==> flow/design.v <==
module lpc10_speech_synthetizer (
  input  wire              clk,         
  input  wire              reset,       
  input  wire              StartSpeak,
  input  wire              RomData,
  output wire [11:0]       RomAdr,
  output reg  signed [9:0] SampleData,
  output reg               Speaking
);
reg [5:0]  Cnt_8k;
reg [4:0]  CntSegment;
reg [7:0]  CntSample;
reg [11:0] RomAdrIn;
reg        Speak;
reg [3:0]  CodeEnergy;
reg        CodeRepeat;
reg [4:0]  CodePitch;
reg [17:0] CodeK1K4;    
reg [20:0] CodeK5K10;   
wire GetEnergy, GetRepeat, GetPitch, GetK1K4, GetK5K10, ReadRom;
wire Silence, LastFrame, NoK5K10;
function signed [9:0] TabChirp(input [5:0] i);
  case (i)
    0: TabChirp = 0;    1: TabChirp = 42;   2: TabChirp = -44;  3: TabChirp = 50;
    4: TabChirp = -78;  5: TabChirp = 18;   6: TabChirp = 37;   7: TabChirp = 20;
    8: TabChirp = 2;    9: TabChirp = -31;  10: TabChirp = -59; 11: TabChirp = 2;
    12: TabChirp = 95;  13: TabChirp = 90;  14: TabChirp = 5;   15: TabChirp = 15;
    16: TabChirp = 38;  17: TabChirp = -4;  18: TabChirp = -91; 19: TabChirp = -91;
    20: TabChirp = -42; 21: TabChirp = -35; 22: TabChirp = -36; 23: TabChirp = -4;
    24: TabChirp = 37;  25: TabChirp = 43;  26: TabChirp = 34;  27: TabChirp = 33;
    28: TabChirp = 15;  29: TabChirp = -1;  30: TabChirp = -8;  31: TabChirp = -18;
    32: TabChirp = -19; 33: TabChirp = -17; 34: TabChirp = -9;  35: TabChirp = -10;
    36: TabChirp = -6;  37: TabChirp = 0;   38: TabChirp = 3;   39: TabChirp = 2;
    40: TabChirp = 1;
    default: TabChirp = 0;
  endcase
endfunction
function signed [9:0] TabEnergy(input [3:0] i);
  case (i)
    0: TabEnergy = 0;   1: TabEnergy = 0;   2: TabEnergy = 1;   3: TabEnergy = 1;
    4: TabEnergy = 2;   5: TabEnergy = 3;   6: TabEnergy = 5;   7: TabEnergy = 7;
    8: TabEnergy = 10;  9: TabEnergy = 15;  10: TabEnergy = 21; 11: TabEnergy = 30;
    12: TabEnergy = 43; 13: TabEnergy = 61; 14: TabEnergy = 86; default: TabEnergy = 0;
  endcase
endfunction
function signed [9:0] TabPitch(input [4:0] i);
  case (i)
    0: TabPitch = 0;    1: TabPitch = 41;   2: TabPitch = 43;   3: TabPitch = 45;
    4: TabPitch = 47;   5: TabPitch = 49;   6: TabPitch = 51;   7: TabPitch = 53;
    8: TabPitch = 55;   9: TabPitch = 58;   10: TabPitch = 60;  11: TabPitch = 63;
    12: TabPitch = 66;  13: TabPitch = 70;  14: TabPitch = 73;  15: TabPitch = 76;
    16: TabPitch = 79;  17: TabPitch = 83;  18: TabPitch = 87;  19: TabPitch = 90;
    20: TabPitch = 94;  21: TabPitch = 99;  22: TabPitch = 103; 23: TabPitch = 107;
    24: TabPitch = 112; 25: TabPitch = 118; 26: TabPitch = 123; 27: TabPitch = 129;
    28: TabPitch = 134; 29: TabPitch = 141; 30: TabPitch = 147; default: TabPitch = 153;
  endcase
endfunction
function signed [9:0] TabK1(input [4:0] i);
  case (i)
    0: TabK1 = -501;  1: TabK1 = -497;  2: TabK1 = -493;  3: TabK1 = -488;
    4: TabK1 = -480;  5: TabK1 = -471;  6: TabK1 = -460;  7: TabK1 = -446;
    8: TabK1 = -427;  9: TabK1 = -405;  10: TabK1 = -378; 11: TabK1 = -344;
    12: TabK1 = -305; 13: TabK1 = -259; 14: TabK1 = -206; 15: TabK1 = -148;
    16: TabK1 = -86;  17: TabK1 = -21;  18: TabK1 = 45;   19: TabK1 = 110;
    20: TabK1 = 171;  21: TabK1 = 227;  22: TabK1 = 277;  23: TabK1 = 320;
    24: TabK1 = 357;  25: TabK1 = 388;  26: TabK1 = 413;  27: TabK1 = 434;
    28: TabK1 = 451;  29: TabK1 = 464;  30: TabK1 = 474;  default: TabK1 = 482;
  endcase
endfunction
function signed [9:0] TabK2(input [4:0] i);
  case (i)
    0: TabK2 = -349;  1: TabK2 = -328;  2: TabK2 = -305;  3: TabK2 = -280;
    4: TabK2 = -252;  5: TabK2 = -223;  6: TabK2 = -192;  7: TabK2 = -158;
    8: TabK2 = -124;  9: TabK2 = -88;   10: TabK2 = -51;  11: TabK2 = -14;
    12: TabK2 = 23;   13: TabK2 = 60;   14: TabK2 = 97;   15: TabK2 = 133;
    16: TabK2 = 167;  17: TabK2 = 199;  18: TabK2 = 230;  19: TabK2 = 259;
    20: TabK2 = 286;  21: TabK2 = 310;  22: TabK2 = 333;  23: TabK2 = 354;
    24: TabK2 = 372;  25: TabK2 = 389;  26: TabK2 = 404;  27: TabK2 = 417;
    28: TabK2 = 429;  29: TabK2 = 439;  30: TabK2 = 449;  default: TabK2 = 490;
  endcase
endfunction
function signed [9:0] TabK3(input [3:0] i);
  case (i)
    0: TabK3 = -397;  1: TabK3 = -365;  2: TabK3 = -327;  3: TabK3 = -282;
    4: TabK3 = -229;  5: TabK3 = -170;  6: TabK3 = -104;  7: TabK3 = -36;
    8: TabK3 = 35;    9: TabK3 = 104;   10: TabK3 = 169;  11: TabK3 = 228;
    12: TabK3 = 281;  13: TabK3 = 326;  14: TabK3 = 364;  default: TabK3 = 396;
  endcase
endfunction
function signed [9:0] TabK4(input [3:0] i);
  case (i)
    0: TabK4 = -373;  1: TabK4 = -334;  2: TabK4 = -293;  3: TabK4 = -245;
    4: TabK4 = -191;  5: TabK4 = -131;  6: TabK4 = -67;   7: TabK4 = -1;
    8: TabK4 = 64;    9: TabK4 = 128;   10: TabK4 = 188;  11: TabK4 = 243;
    12: TabK4 = 291;  13: TabK4 = 332;  14: TabK4 = 367;  default: TabK4 = 397;
  endcase
endfunction
function signed [9:0] TabK5(input [3:0] i);
  case (i)
    0: TabK5 = -319;  1: TabK5 = -286;  2: TabK5 = -250;  3: TabK5 = -211;
    4: TabK5 = -168;  5: TabK5 = -122;  6: TabK5 = -74;   7: TabK5 = -25;
    8: TabK5 = 24;    9: TabK5 = 73;    10: TabK5 = 121;  11: TabK5 = 167;
    12: TabK5 = 210;  13: TabK5 = 249;  14: TabK5 = 285;  default: TabK5 = 319;
  endcase
endfunction
function signed [9:0] TabK6(input [3:0] i);
  case (i)
    0: TabK6 = -290;  1: TabK6 = -252;  2: TabK6 = -209;  3: TabK6 = -163;
    4: TabK6 = -114;  5: TabK6 = -62;   6: TabK6 = -9;    7: TabK6 = 44;
    8: TabK6 = 97;    9: TabK6 = 147;   10: TabK6 = 194;  11: TabK6 = 239;
    12: TabK6 = 278;  13: TabK6 = 313;  14: TabK6 = 344;  default: TabK6 = 371;
  endcase
endfunction
function signed [9:0] TabK7(input [3:0] i);
  case (i)
    0: TabK7 = -291;  1: TabK7 = -256;  2: TabK7 = -216;  3: TabK7 = -174;
    4: TabK7 = -128;  5: TabK7 = -80;   6: TabK7 = -31;   7: TabK7 = 19;
    8: TabK7 = 69;    9: TabK7 = 117;   10: TabK7 = 163;  11: TabK7 = 206;
    12: TabK7 = 246;  13: TabK7 = 283;  14: TabK7 = 316;  default: TabK7 = 345;
  endcase
endfunction
function signed [9:0] TabK8(input [2:0] i);
  case (i)
    0: TabK8 = -219;  1: TabK8 = -133;  2: TabK8 = -38;   3: TabK8 = 59;
    4: TabK8 = 152;   5: TabK8 = 235;   6: TabK8 = 305;   default: TabK8 = 361;
  endcase
endfunction
function signed [9:0] TabK9(input [2:0] i);
  case (i)
    0: TabK9 = -225;  1: TabK9 = -157;  2: TabK9 = -82;   3: TabK9 = -3;
    4: TabK9 = 76;    5: TabK9 = 151;   6: TabK9 = 220;   default: TabK9 = 280;
  endcase
endfunction
function signed [9:0] TabK10(input [2:0] i);
  case (i)
    0: TabK10 = -179; 1: TabK10 = -122; 2: TabK10 = -61;  3: TabK10 = 1;
    4: TabK10 = 63;   5: TabK10 = 123;  6: TabK10 = 179;  default: TabK10 = 231;
  endcase
endfunction
reg signed [9:0] ET, PT, K1T, K2T, K3T, K4T, K5T, K6T, K7T, K8T, K9T, K10T;
reg signed [9:0] EC, PC, K1C, K2C, K3C, K4C, K5C, K6C, K7C, K8C, K9C, K10C;
reg signed [9:0] X1C, X2C, X3C, X4C, X5C, X6C, X7C, X8C, X9C, X10C;
reg signed [9:0] Valeur;
reg signed [9:0] KBus;
reg signed [9:0] XBus;
reg signed [9:0] YNext;
wire signed [18:0] Operation1;
wire signed [18:0] Operation2;
wire signed [18:0] Operation3;
wire signed [18:0] Operation4;
reg [12:0] GPA;
reg        NoiseOn;
reg [7:0]  PitchCnt;
wire signed [19:0] ValeurEC;
wire signed [9:0]  YStart;
assign RomAdr = RomAdrIn;
assign GetEnergy = (CntSample == 8'd0) && (Cnt_8k < 6'd4);
assign Silence   = (CodeEnergy == 4'b0000);
assign LastFrame = (CodeEnergy == 4'b1111);
assign NoK5K10   = (CodePitch  == 5'b00000);
assign GetRepeat = (CntSample == 8'd0) && (Cnt_8k == 6'd4) && !Silence && !LastFrame;
assign GetPitch  = (CntSample == 8'd0) && (Cnt_8k >= 6'd5) && (Cnt_8k < 6'd10) && !Silence && !LastFrame;
assign GetK1K4   = (CntSample == 8'd0) && (Cnt_8k >= 6'd11) && (Cnt_8k < 6'd29) && !Silence && !LastFrame && !CodeRepeat;
assign GetK5K10  = (CntSample == 8'd0) && (Cnt_8k >= 6'd30) && (Cnt_8k < 6'd51) && !Silence && !LastFrame && !CodeRepeat && !NoK5K10;
assign ReadRom = GetEnergy || GetRepeat || GetPitch || GetK1K4 || GetK5K10;
assign Operation1 = KBus * XBus;
assign Operation2 = YNext - (Operation1 / 19'sd512);
assign Operation3 = KBus * Operation2;
assign Operation4 = XBus + (Operation3 / 19'sd512);
assign ValeurEC = Valeur * EC;
assign YStart   = ValeurEC / 20'sd64;
always @* begin
  case (Cnt_8k)
    6'd2:  KBus = K10C;
    6'd3:  KBus = K9C;
    6'd4:  KBus = K8C;
    6'd5:  KBus = K7C;
    6'd6:  KBus = K6C;
    6'd7:  KBus = K5C;
    6'd8:  KBus = K4C;
    6'd9:  KBus = K3C;
    6'd10: KBus = K2C;
    6'd11: KBus = K1C;
    default: KBus = 10'sd0;
  endcase
  case (Cnt_8k)
    6'd2:  XBus = X10C;
    6'd3:  XBus = X9C;
    6'd4:  XBus = X8C;
    6'd5:  XBus = X7C;
    6'd6:  XBus = X6C;
    6'd7:  XBus = X5C;
    6'd8:  XBus = X4C;
    6'd9:  XBus = X3C;
    6'd10: XBus = X2C;
    6'd11: XBus = X1C;
    default: XBus = 10'sd0;
  endcase
end
always @(posedge clk) begin
  if (reset) begin
    Cnt_8k     <= 6'd0;
    CntSegment <= 5'd0;
    CntSample  <= 8'd0;
    RomAdrIn   <= 12'd1;
    Speak      <= 1'b0;
    Speaking   <= 1'b0;
    CodeEnergy <= 4'd0;
    CodeRepeat <= 1'b0;
    CodePitch  <= 5'd0;
    CodeK1K4   <= 18'd0;
    CodeK5K10  <= 21'd0;
    ET <= 0; PT <= 0; K1T <= 0; K2T <= 0; K3T <= 0; K4T <= 0;
    K5T <= 0; K6T <= 0; K7T <= 0; K8T <= 0; K9T <= 0; K10T <= 0;
    EC <= 0; PC <= 0; K1C <= 0; K2C <= 0; K3C <= 0; K4C <= 0;
    K5C <= 0; K6C <= 0; K7C <= 0; K8C <= 0; K9C <= 0; K10C <= 0;
    X1C <= 0; X2C <= 0; X3C <= 0; X4C <= 0; X5C <= 0;
    X6C <= 0; X7C <= 0; X8C <= 0; X9C <= 0; X10C <= 0;
    Valeur     <= 0;
    YNext      <= 0;
    SampleData <= 0;
    GPA        <= 13'b0000001101001;
    NoiseOn    <= 1'b1;
    PitchCnt   <= 8'd0;
  end else begin
    if (Speak && StartSpeak) begin
      Cnt_8k <= Cnt_8k + 6'd1;
      if (Cnt_8k == 6'b111111) begin
        if (CntSegment == 5'b10111)
          CntSegment <= 5'd0;
        else
          CntSegment <= CntSegment + 5'd1;
        if (CntSample == 8'b11000111)
          CntSample <= 8'd0;
        else
          CntSample <= CntSample + 8'd1;
      end
      if (GetEnergy) CodeEnergy <= {CodeEnergy[2:0], RomData};
      if (GetRepeat) CodeRepeat <= RomData;
      if (GetPitch)  CodePitch  <= {CodePitch[3:0], RomData};
      if (GetK1K4)   CodeK1K4   <= {CodeK1K4[16:0], RomData};
      if (GetK5K10)  CodeK5K10  <= {CodeK5K10[19:0], RomData};
      if (ReadRom) RomAdrIn <= RomAdrIn + 12'd1;
      if ((CntSample == 8'b11000111) && (Cnt_8k == 6'b111111) && LastFrame) begin
        Speak    <= 1'b0;
        Speaking <= 1'b0;
      end else begin
        Speaking <= 1'b1;
      end
    end else begin
      Cnt_8k     <= 6'd0;
      CntSegment <= 5'd0;
      CntSample  <= 8'd0;
      RomAdrIn   <= 12'd1;
      NoiseOn    <= 1'b1;
      if (!StartSpeak) Speak <= 1'b1;
    end
    if (Cnt_8k == 6'b111110) begin
      ET <= TabEnergy(CodeEnergy);
      if (Silence || LastFrame)
        PT <= 0;
      else
        PT <= TabPitch(CodePitch);
      if (Silence || LastFrame) begin
        K1T <= 0; K2T <= 0; K3T <= 0; K4T <= 0;
      end else begin
        K1T <= TabK1(CodeK1K4[17:13]);
        K2T <= TabK2(CodeK1K4[12:8]);
        K3T <= TabK3(CodeK1K4[7:4]);
        K4T <= TabK4(CodeK1K4[3:0]);
      end
      if (Silence || LastFrame || NoK5K10) begin
        K5T <= 0; K6T <= 0; K7T <= 0; K8T <= 0; K9T <= 0; K10T <= 0;
      end else begin
        K5T  <= TabK5(CodeK5K10[20:17]);
        K6T  <= TabK6(CodeK5K10[16:13]);
        K7T  <= TabK7(CodeK5K10[12:9]);
        K8T  <= TabK8(CodeK5K10[8:6]);
        K9T  <= TabK9(CodeK5K10[5:3]);
        K10T <= TabK10(CodeK5K10[2:0]);
      end
    end
    if ((CntSegment == 5'd0) && (Cnt_8k == 6'b111111)) begin
      EC   <= ET;
      PC   <= PT;
      K1C  <= K1T;
      K2C  <= K2T;
      K3C  <= K3T;
      K4C  <= K4T;
      K5C  <= K5T;
      K6C  <= K6T;
      K7C  <= K7T;
      K8C  <= K8T;
      K9C  <= K9T;
      K10C <= K10T;
      NoiseOn <= (PC == 0);
    end
    if (Cnt_8k == 6'd0) begin
      if (EC == 0)
        Valeur <= 0;
      else if (NoiseOn) begin
        if (GPA[0])
          Valeur <= -10'sd64;
        else
          Valeur <= 10'sd64;
      end else begin
        if (PitchCnt > 8'd50)
          Valeur <= 0;    
        else
          Valeur <= TabChirp(PitchCnt[5:0]);
      end
      if (PC == 0)
        PitchCnt <= 8'd0;
      else if ($signed({1'b0, PitchCnt}) < PC)
        PitchCnt <= PitchCnt + 8'd1;
      else
        PitchCnt <= 8'd0;
    end
    if (Cnt_8k < 6'b010100)
      GPA <= {GPA[12] ^ GPA[10] ^ GPA[9] ^ GPA[0], GPA[12:1]};
    case (Cnt_8k)
      6'd1: YNext <= YStart;
      6'd2, 6'd3, 6'd4, 6'd5, 6'd6, 6'd7, 6'd8, 6'd9, 6'd10, 6'd11:
        YNext <= Operation2[9:0];
      default: ;
    endcase
    case (Cnt_8k)
      6'd3:  X10C <= Operation4[9:0];
      6'd4:  X9C  <= Operation4[9:0];
      6'd5:  X8C  <= Operation4[9:0];
      6'd6:  X7C  <= Operation4[9:0];
      6'd7:  X6C  <= Operation4[9:0];
      6'd8:  X5C  <= Operation4[9:0];
      6'd9:  X4C  <= Operation4[9:0];
      6'd10: X3C  <= Operation4[9:0];
      6'd11: X2C  <= Operation4[9:0];
      6'd12: X1C  <= Operation2[9:0];
      default: ;
    endcase
    if (Cnt_8k == 6'b001111)
      SampleData <= X1C;
  end
end
endmodule
Wiki page: lpc10_speech_synthetizer / tool data

# Step by step through the tools: lpc10_speech_synthetizer

Tool output for the design above before and after an edit, in the order of the flow.
Lines under "before" count in the file above, lines under "after" in the edited file.
"difference": "after" minus "before" as printed here.
Operators carry their Yosys type and port widths (W data, S select, Z words).
Library cell names are shortened.
A cell with - has no value.

Design top: lpc10_speech_synthetizer
Clock: clk
Cell library: sky130hd
Corner: tt_025C_1v80

# Edit of the RTL

The edit as a unified diff against the file above.
This change comes from a script, not from a designer; no optimisation was intended.

```diff
@@ -227,5 +227,5 @@
       Cnt_8k <= Cnt_8k + 6'd1;
       if (Cnt_8k == 6'b111111) begin
-        if (CntSegment == 5'b10111)
+        if (CntSegment >= 5'b10111)
           CntSegment <= 5'd0;
         else
```

# Word level

Counts by Yosys on the flattened word-level netlist (proc, flatten, opt, wreduce; memories kept). Print and check cells are left out. Cells with the same type and inputs are merged into one.
Yosys's memory passes give these memory sizes; they may raise the number of words (mostly to a power of two), join words into wider ones and drop unused or constant bits.

Storage and ports:

| item                            | before | after | difference |
| memory bits (read-only)         | 2,448  | 2,448 | 0 |
| bits in latches                 | 0      | 0     | 0 |
| memory bits (writable)          | 0      | 0     | 0 |
| output and inout bits           | 23     | 23    | 0 |
| word width x clocked read ports | 95     | 95    | 0 |
| bits in registers               | 474    | 474   | 0 |
| memory cells                    | 10     | 10    | 0 |
| bits of input ports             | 4      | 4     | 0 |

Memories:

| item                                    | before                                                                                                          | after |
| words x width with read and write ports | 64 x 10 bit 1R0W; 32 x 10 bit 1R0W; 32 x 10 bit 1R0W; 32 x 8 bit 1R0W; 16 x 10 bit 1R0W; 16 x 10 bit 1R0W; (+4) | 64 x 10 bit 1R0W; 32 x 10 bit 1R0W; 32 x 10 bit 1R0W; 32 x 8 bit 1R0W; 16 x 10 bit 1R0W; 16 x 10 bit 1R0W; (+4) |

A list marked (+n) leaves out that many cells.

Operators by class:

| item                             | before | after | difference |
| equality and inequality tests    | 39     | 38    | -1 |
| bitwise logic cells              | 7      | 7     | 0 |
| multipliers                      | 3      | 3     | 0 |
| shift-type cells                 | 0      | 0     | 0 |
| div/mod/pow operators            | 0      | 0     | 0 |
| magnitude comparators            | 10     | 11    | +1 |
| muxes and demuxes                | 49     | 49    | 0 |
| $add $sub $neg                   | 10     | 10    | 0 |
| reductions and logical operators | 55     | 55    | 0 |

Operators by type and width:

| cell                 | before | after | difference |
| $eq A5 B5 Y1 const B | 1      | 0     | -1 |
| $ge A5 B5 Y1 const B | 0      | 1     | +1 |

Unchanged operator kinds not shown: 58.

# Depth

Yosys ltp: most cells in a row. Word level: on the elaborated netlist, between registers, memories and ports. Mapped: between sequential cells and ports; inverters and the memories' decode and read muxes count.

Depth:

| item                          | before | after | difference |
| word-level depth              | 12     | 12    | 0 |
| ABC_AREA                      | 0      | 0     | - |
| gate-level depth with buffers | 74     | 75    | +1 |
| gate-level depth less buffers | 71     | 72    | +1 |

# Synthesis result

Source: synth_stat.txt of the flow (Yosys; design flattened, memories mapped). It holds for the ABC_AREA given above (unset counts as 0); a run with the other value may have another netlist.

Cells by type:

| type     | before | after | difference |
| nand2_1  | 574    | 631   | +57 |
| nor2_1   | 556    | 509   | -47 |
| or2_2    | 48     | 16    | -32 |
| a22oi_1  | 120    | 142   | +22 |
| a21oi_1  | 363    | 384   | +21 |
| nand2b_1 | 37     | 21    | -16 |
| clkbuf_1 | 206    | 220   | +14 |
| and2_1   | 44     | 57    | +13 |
| xnor2_1  | 69     | 81    | +12 |
| a21o_1   | 34     | 22    | -12 |
| a211oi_1 | 48     | 38    | -10 |
| a221oi_1 | 28     | 19    | -9 |
| buf_2    | 17     | 8     | -9 |
| o21ai_0  | 99     | 107   | +8 |
| xor2_1   | 47     | 40    | -7 |
| nor3_1   | 54     | 48    | -6 |
| buf_6    | 6      | 1     | -5 |
| nand3_1  | 79     | 83    | +4 |

Unchanged cell types not shown: 27.
Not every row of either side is listed.

Mapped netlist:

| item                            | before   | after    | difference |
| cell count                      | 4,313    | 4,278    | -35 |
| buffers                         | 250      | 249      | -1 |
| flip-flop cells                 | 544      | 544      | 0 |
| cell area after synthesis (µm²) | 35,567.9 | 35,146.2 | -421.7 |

# Timing after synthesis

Source: OpenSTA report_checks on the synthesized netlist (no wires, ideal clock, input and output delay 20% of the period each), path of least setup slack; recovery checks are left aside. Register names are those of the netlist, which keeps one name where synthesis merged equal registers.

Path post-synthesis:

| item                              | before                 | after                  | difference |
| kind                              | flip-flop to flip-flop | flip-flop to flip-flop | - |
| start                             | register Cnt_8k[1]     | register Cnt_8k[1]     | - |
| end                               | register X10C[8]       | register X10C[8]       | - |
| library setup time (ps)           | 128                    | 128                    | 0 |
| stages                            | 68                     | 72                     | +4 |
| arrival (ps)                      | 16,133                 | 16,801                 | +668 |
| path slack (ps)                   | 8,740                  | 8,072                  | -668 |
| clock period (ps)                 | 25,000                 | 25,000                 | 0 |
| delay of the path (ps)            | 16,261                 | 16,929                 | +668 |
| data required time (ps)           | 24,872                 | 24,872                 | 0 |
| launch time at the first pin (ps) | 0                      | 0                      | 0 |
| buffers on the path               | 5                      | 5                      | 0 |
| synthesis period reached (ps)     | 16,260                 | 16,928                 | +668 |

"delay of the path" is the arrival time less input delay plus setup time.
"stages" counts driving pins, that of a launching flip-flop among them; a cell with two outputs on the path counts twice.
"synthesis period reached" = period - worst setup slack (recovery checks aside). The figure is calculated, with input and output delays left at 20% of the set period.
The rows between start and end are the longest chain of elaborated cells between them; the timing report does not say that the signal goes this way. Where chains are equally long, one stands for them.
Each line given opens the expression or statement behind the cell; cells for indexed reads and writes are added by Yosys, which also makes memories of some case tables.
At most two assigning lines are given for a register; there are more.

Between the ends, post-synthesis, before:
Cell sequence: dfxtp_1 -> inv_1 -> ha_1 -> buf_2 -> or3b_1 -> nor2_1 -> buf_2 -> buf_1 -> a22oi_1 -> and3_1 -> clkbuf_1 -> or2_2 -> fa_1 -> inv_1 -> fa_1 -> fa_1 -> fa_1 -> inv_1 -> [32 not listed] -> nor3_1 -> o31ai_1 -> a21oi_1 -> xnor2_2 -> xnor2_1 -> nor2_1 -> fa_1 -> fa_1 -> a21o_1 -> a21oi_1 -> o21bai_1 -> a21oi_1 -> o21bai_1 -> a21oi_1 -> xor2_1 -> nor2_1 -> a21oi_1 -> nor2_1
Length of the longest elaborated chain: 12

Ends and longest elaborated chain, post-synthesis, before:

| item             | RTL line | RTL |
| start, declared  | 10       | `reg [5:0]  Cnt_8k;` |
| start, assigned  | 202      | `Cnt_8k     <= 6'd0;` |
| start, assigned  | 227      | `Cnt_8k <= Cnt_8k + 6'd1;` |
| $eq A6 B4 Y1     | 173      | `case (Cnt_8k)` |
| $pmux W10 S10    | 173      |  |
| $mul A10 B10 Y19 | 166      | `assign Operation1 = KBus * XBus;` |
| $reduce_or A9 Y1 | -        |  |
| $and A1 B1 Y1    | -        |  |
| $add A19 B1 Y19  | -        |  |
| $sub A10 B19 Y19 | 167      | `assign Operation2 = YNext - (Operation1 / 19'sd512);` |
| $mul A10 B19 Y19 | 168      | `assign Operation3 = KBus * Operation2;` |
| $reduce_or A9 Y1 | -        |  |
| $and A1 B1 Y1    | -        |  |
| $add A10 B1 Y10  | -        |  |
| $add A10 B10 Y10 | 169      | `assign Operation4 = XBus + (Operation3 / 19'sd512);` |
| end, assigned    | 218      | `X6C <= 0; X7C <= 0; X8C <= 0; X9C <= 0; X10C <= 0;` |
| end, assigned    | 328      | `6'd3:  X10C <= Operation4[9:0];` |
| end, declared    | 142      | `reg signed [9:0] X1C, X2C, X3C, X4C, X5C, X6C, X7C, X8C, X9C, X10C;` |

Between the ends, post-synthesis, after:
Cell sequence: dfxtp_1 -> inv_1 -> ha_1 -> clkbuf_1 -> and2_1 -> buf_6 -> clkbuf_1 -> a22o_1 -> a221oi_1 -> and3_1 -> clkbuf_1 -> clkbuf_1 -> nor2_1 -> fa_1 -> inv_1 -> fa_1 -> fa_1 -> fa_1 -> [36 not listed] -> nand2b_1 -> and3_1 -> a221oi_1 -> xnor3_2 -> nor2_1 -> fa_1 -> fa_1 -> a21o_1 -> a21oi_1 -> nor2_1 -> o21a_1 -> o21ai_0 -> nand2b_1 -> a21oi_1 -> xor2_1 -> nor2_1 -> a21oi_1 -> nor2_1
Length of the longest elaborated chain: 12

Ends and longest elaborated chain, post-synthesis, after:

| item             | RTL line | RTL |
| start, declared  | 10       | `reg [5:0]  Cnt_8k;` |
| start, assigned  | 202      | `Cnt_8k     <= 6'd0;` |
| start, assigned  | 227      | `Cnt_8k <= Cnt_8k + 6'd1;` |
| $eq A6 B4 Y1     | 173      | `case (Cnt_8k)` |
| $pmux W10 S10    | 173      |  |
| $mul A10 B10 Y19 | 166      | `assign Operation1 = KBus * XBus;` |
| $reduce_or A9 Y1 | -        |  |
| $and A1 B1 Y1    | -        |  |
| $add A19 B1 Y19  | -        |  |
| $sub A10 B19 Y19 | 167      | `assign Operation2 = YNext - (Operation1 / 19'sd512);` |
| $mul A10 B19 Y19 | 168      | `assign Operation3 = KBus * Operation2;` |
| $reduce_or A9 Y1 | -        |  |
| $and A1 B1 Y1    | -        |  |
| $add A10 B1 Y10  | -        |  |
| $add A10 B10 Y10 | 169      | `assign Operation4 = XBus + (Operation3 / 19'sd512);` |
| end, assigned    | 218      | `X6C <= 0; X7C <= 0; X8C <= 0; X9C <= 0; X10C <= 0;` |
| end, assigned    | 328      | `6'd3:  X10C <= Operation4[9:0];` |
| end, declared    | 142      | `reg signed [9:0] X1C, X2C, X3C, X4C, X5C, X6C, X7C, X8C, X9C, X10C;` |

# Timing after layout

Path of least setup slack in the final report of each run of pair A (OpenROAD, finished layout, wires in). Where an end is a register, its clock arrival counts in the times.
The path's times are printed in steps of 10 ps; the period is the one set.

Path post-layout:

| item                              | before                 | after                  | difference |
| kind                              | flip-flop to flip-flop | flip-flop to flip-flop | - |
| start                             | register Cnt_8k[1]     | register Cnt_8k[0]     | - |
| end                               | register X3C[8]        | register X9C[8]        | - |
| buffers on the path               | 3                      | 3                      | 0 |
| data required time (ps)           | 19,080                 | 19,070                 | -10 |
| path slack (ps)                   | 920                    | 1,090                  | +170 |
| stages                            | 66                     | 70                     | +4 |
| arrival (ps)                      | 18,170                 | 17,980                 | -190 |
| clock period (ps)                 | 18,600                 | 18,600                 | 0 |
| library setup time (ps)           | 150                    | 140                    | -10 |
| launch time at the first pin (ps) | 650                    | 610                    | -40 |

The rows between start and end are the longest chain of elaborated cells between them; the timing report does not say that the signal goes this way. Where chains are equally long, one stands for them.
At most two assigning lines are given for a register; there are more.

Between the ends, post-layout, before:
Cell sequence: dfxtp_1 -> ha_2 -> or3b_1 -> nor2_1 -> buf_4 -> a22o_1 -> a221oi_1 -> and3_1 -> or2_2 -> fa_1 -> inv_1 -> fa_1 -> fa_1 -> fa_1 -> inv_1 -> fa_1 -> inv_1 -> ha_1 -> [30 not listed] -> o31ai_1 -> a21oi_1 -> xnor2_2 -> xnor2_1 -> nor2_1 -> fa_1 -> fa_1 -> a21o_1 -> a21oi_1 -> o21bai_1 -> a21oi_1 -> o21bai_1 -> a21oi_1 -> xor2_2 -> buf_4 -> nor2_1 -> a21oi_1 -> nor2_1
Length of the longest elaborated chain: 12

Ends and longest elaborated chain, post-layout, before:

| item             | RTL line | RTL |
| start, declared  | 10       | `reg [5:0]  Cnt_8k;` |
| start, assigned  | 202      | `Cnt_8k     <= 6'd0;` |
| start, assigned  | 227      | `Cnt_8k <= Cnt_8k + 6'd1;` |
| $eq A6 B4 Y1     | 173      | `case (Cnt_8k)` |
| $pmux W10 S10    | 173      |  |
| $mul A10 B10 Y19 | 166      | `assign Operation1 = KBus * XBus;` |
| $reduce_or A9 Y1 | -        |  |
| $and A1 B1 Y1    | -        |  |
| $add A19 B1 Y19  | -        |  |
| $sub A10 B19 Y19 | 167      | `assign Operation2 = YNext - (Operation1 / 19'sd512);` |
| $mul A10 B19 Y19 | 168      | `assign Operation3 = KBus * Operation2;` |
| $reduce_or A9 Y1 | -        |  |
| $and A1 B1 Y1    | -        |  |
| $add A10 B1 Y10  | -        |  |
| $add A10 B10 Y10 | 169      | `assign Operation4 = XBus + (Operation3 / 19'sd512);` |
| end, assigned    | 217      | `X1C <= 0; X2C <= 0; X3C <= 0; X4C <= 0; X5C <= 0;` |
| end, assigned    | 335      | `6'd10: X3C  <= Operation4[9:0];` |
| end, declared    | 142      | `reg signed [9:0] X1C, X2C, X3C, X4C, X5C, X6C, X7C, X8C, X9C, X10C;` |

Between the ends, post-layout, after:
Cell sequence: dfxtp_1 -> inv_1 -> ha_1 -> nor3b_1 -> buf_4 -> and2_1 -> buf_4 -> a22oi_1 -> nand4_1 -> nand2b_1 -> inv_1 -> fa_1 -> inv_1 -> fa_1 -> fa_1 -> fa_1 -> fa_1 -> inv_1 -> [34 not listed] -> nand2b_1 -> a221oi_2 -> xnor3_2 -> nor2_1 -> fa_1 -> fa_1 -> a21o_1 -> a21oi_1 -> nor2_1 -> o21a_1 -> o21ai_0 -> nand2b_1 -> a21oi_2 -> xor2_4 -> buf_12 -> nor2_1 -> a21oi_1 -> nor2_1
Length of the longest elaborated chain: 12

Ends and longest elaborated chain, post-layout, after:

| item             | RTL line | RTL |
| start, declared  | 10       | `reg [5:0]  Cnt_8k;` |
| start, assigned  | 202      | `Cnt_8k     <= 6'd0;` |
| start, assigned  | 227      | `Cnt_8k <= Cnt_8k + 6'd1;` |
| $eq A6 B4 Y1     | 173      | `case (Cnt_8k)` |
| $pmux W10 S10    | 173      |  |
| $mul A10 B10 Y19 | 166      | `assign Operation1 = KBus * XBus;` |
| $reduce_or A9 Y1 | -        |  |
| $and A1 B1 Y1    | -        |  |
| $add A19 B1 Y19  | -        |  |
| $sub A10 B19 Y19 | 167      | `assign Operation2 = YNext - (Operation1 / 19'sd512);` |
| $mul A10 B19 Y19 | 168      | `assign Operation3 = KBus * Operation2;` |
| $reduce_or A9 Y1 | -        |  |
| $and A1 B1 Y1    | -        |  |
| $add A10 B1 Y10  | -        |  |
| $add A10 B10 Y10 | 169      | `assign Operation4 = XBus + (Operation3 / 19'sd512);` |
| end, assigned    | 218      | `X6C <= 0; X7C <= 0; X8C <= 0; X9C <= 0; X10C <= 0;` |
| end, assigned    | 329      | `6'd4:  X9C  <= Operation4[9:0];` |
| end, declared    | 142      | `reg signed [9:0] X1C, X2C, X3C, X4C, X5C, X6C, X7C, X8C, X9C, X10C;` |

# Layout results

Runs of the flow (Yosys, OpenROAD) on both versions; the two runs of a pair have the same settings. The constraints put input and output delay at 20% of the set period each and load the outputs with 0.01 pF.

Flow settings, pair A:
CORE_UTILIZATION: 40
period_ns: 18.6
CAP_MARGIN: 20
CORE_MARGIN: 2
SLEW_MARGIN: 20

Measured results, pair A:

| item                                  | before   | after    | difference |
| area inside the die boundary (µm²)    | 91,321.8 | 90,252.2 | -1,069.6 |
| final worst hold slack (ps)           | 450      | 429      | -21 |
| worst slack on setup checks (ps)      | 915      | 1,086    | +171 |
| summed negative setup slack (ps)      | 0        | 0        | 0 |
| standard-cell area after layout (µm²) | 38,849.8 | 38,806.0 | -43.8 |
| period achieved (ps)                  | 17,685   | 17,514   | -171 |
| netlist area reported by Yosys (µm²)  | 35,567.9 | 35,146.2 | -421.7 |
| final utilization (%)                 | 44.0     | 44.7     | +0.7 |

Flow settings, pair B:
CORE_MARGIN: 8
CORE_UTILIZATION: 50
CTS_CLUSTER_SIZE: 58
GPL_ROUTABILITY_DRIVEN: 0
MAX_ROUTING_LAYER: met5
PLACE_DENSITY_LB_ADDON: 0.16
SETUP_SLACK_MARGIN: -1.79
SLEW_MARGIN: 25
period_ns: 23.6
CAP_MARGIN: 20

Measured results, pair B:

| item                                  | before   | after    | difference |
| area inside the die boundary (µm²)    | 79,924.9 | 79,031.3 | -893.6 |
| final worst hold slack (ps)           | 449      | 449      | 0 |
| worst slack on setup checks (ps)      | 5,364    | 4,137    | -1,227 |
| summed negative setup slack (ps)      | 0        | 0        | 0 |
| standard-cell area after layout (µm²) | 38,548.2 | 38,120.3 | -427.9 |
| period achieved (ps)                  | 18,236   | 19,463   | +1,227 |
| netlist area reported by Yosys (µm²)  | 35,567.9 | 35,146.2 | -421.7 |
| final utilization (%)                 | 54.9     | 54.6     | -0.3 |

"period achieved": clock period set for the run, less the worst setup slack. It is reckoned from that one timing run; input and output delays stay at 20% of the period that was set.
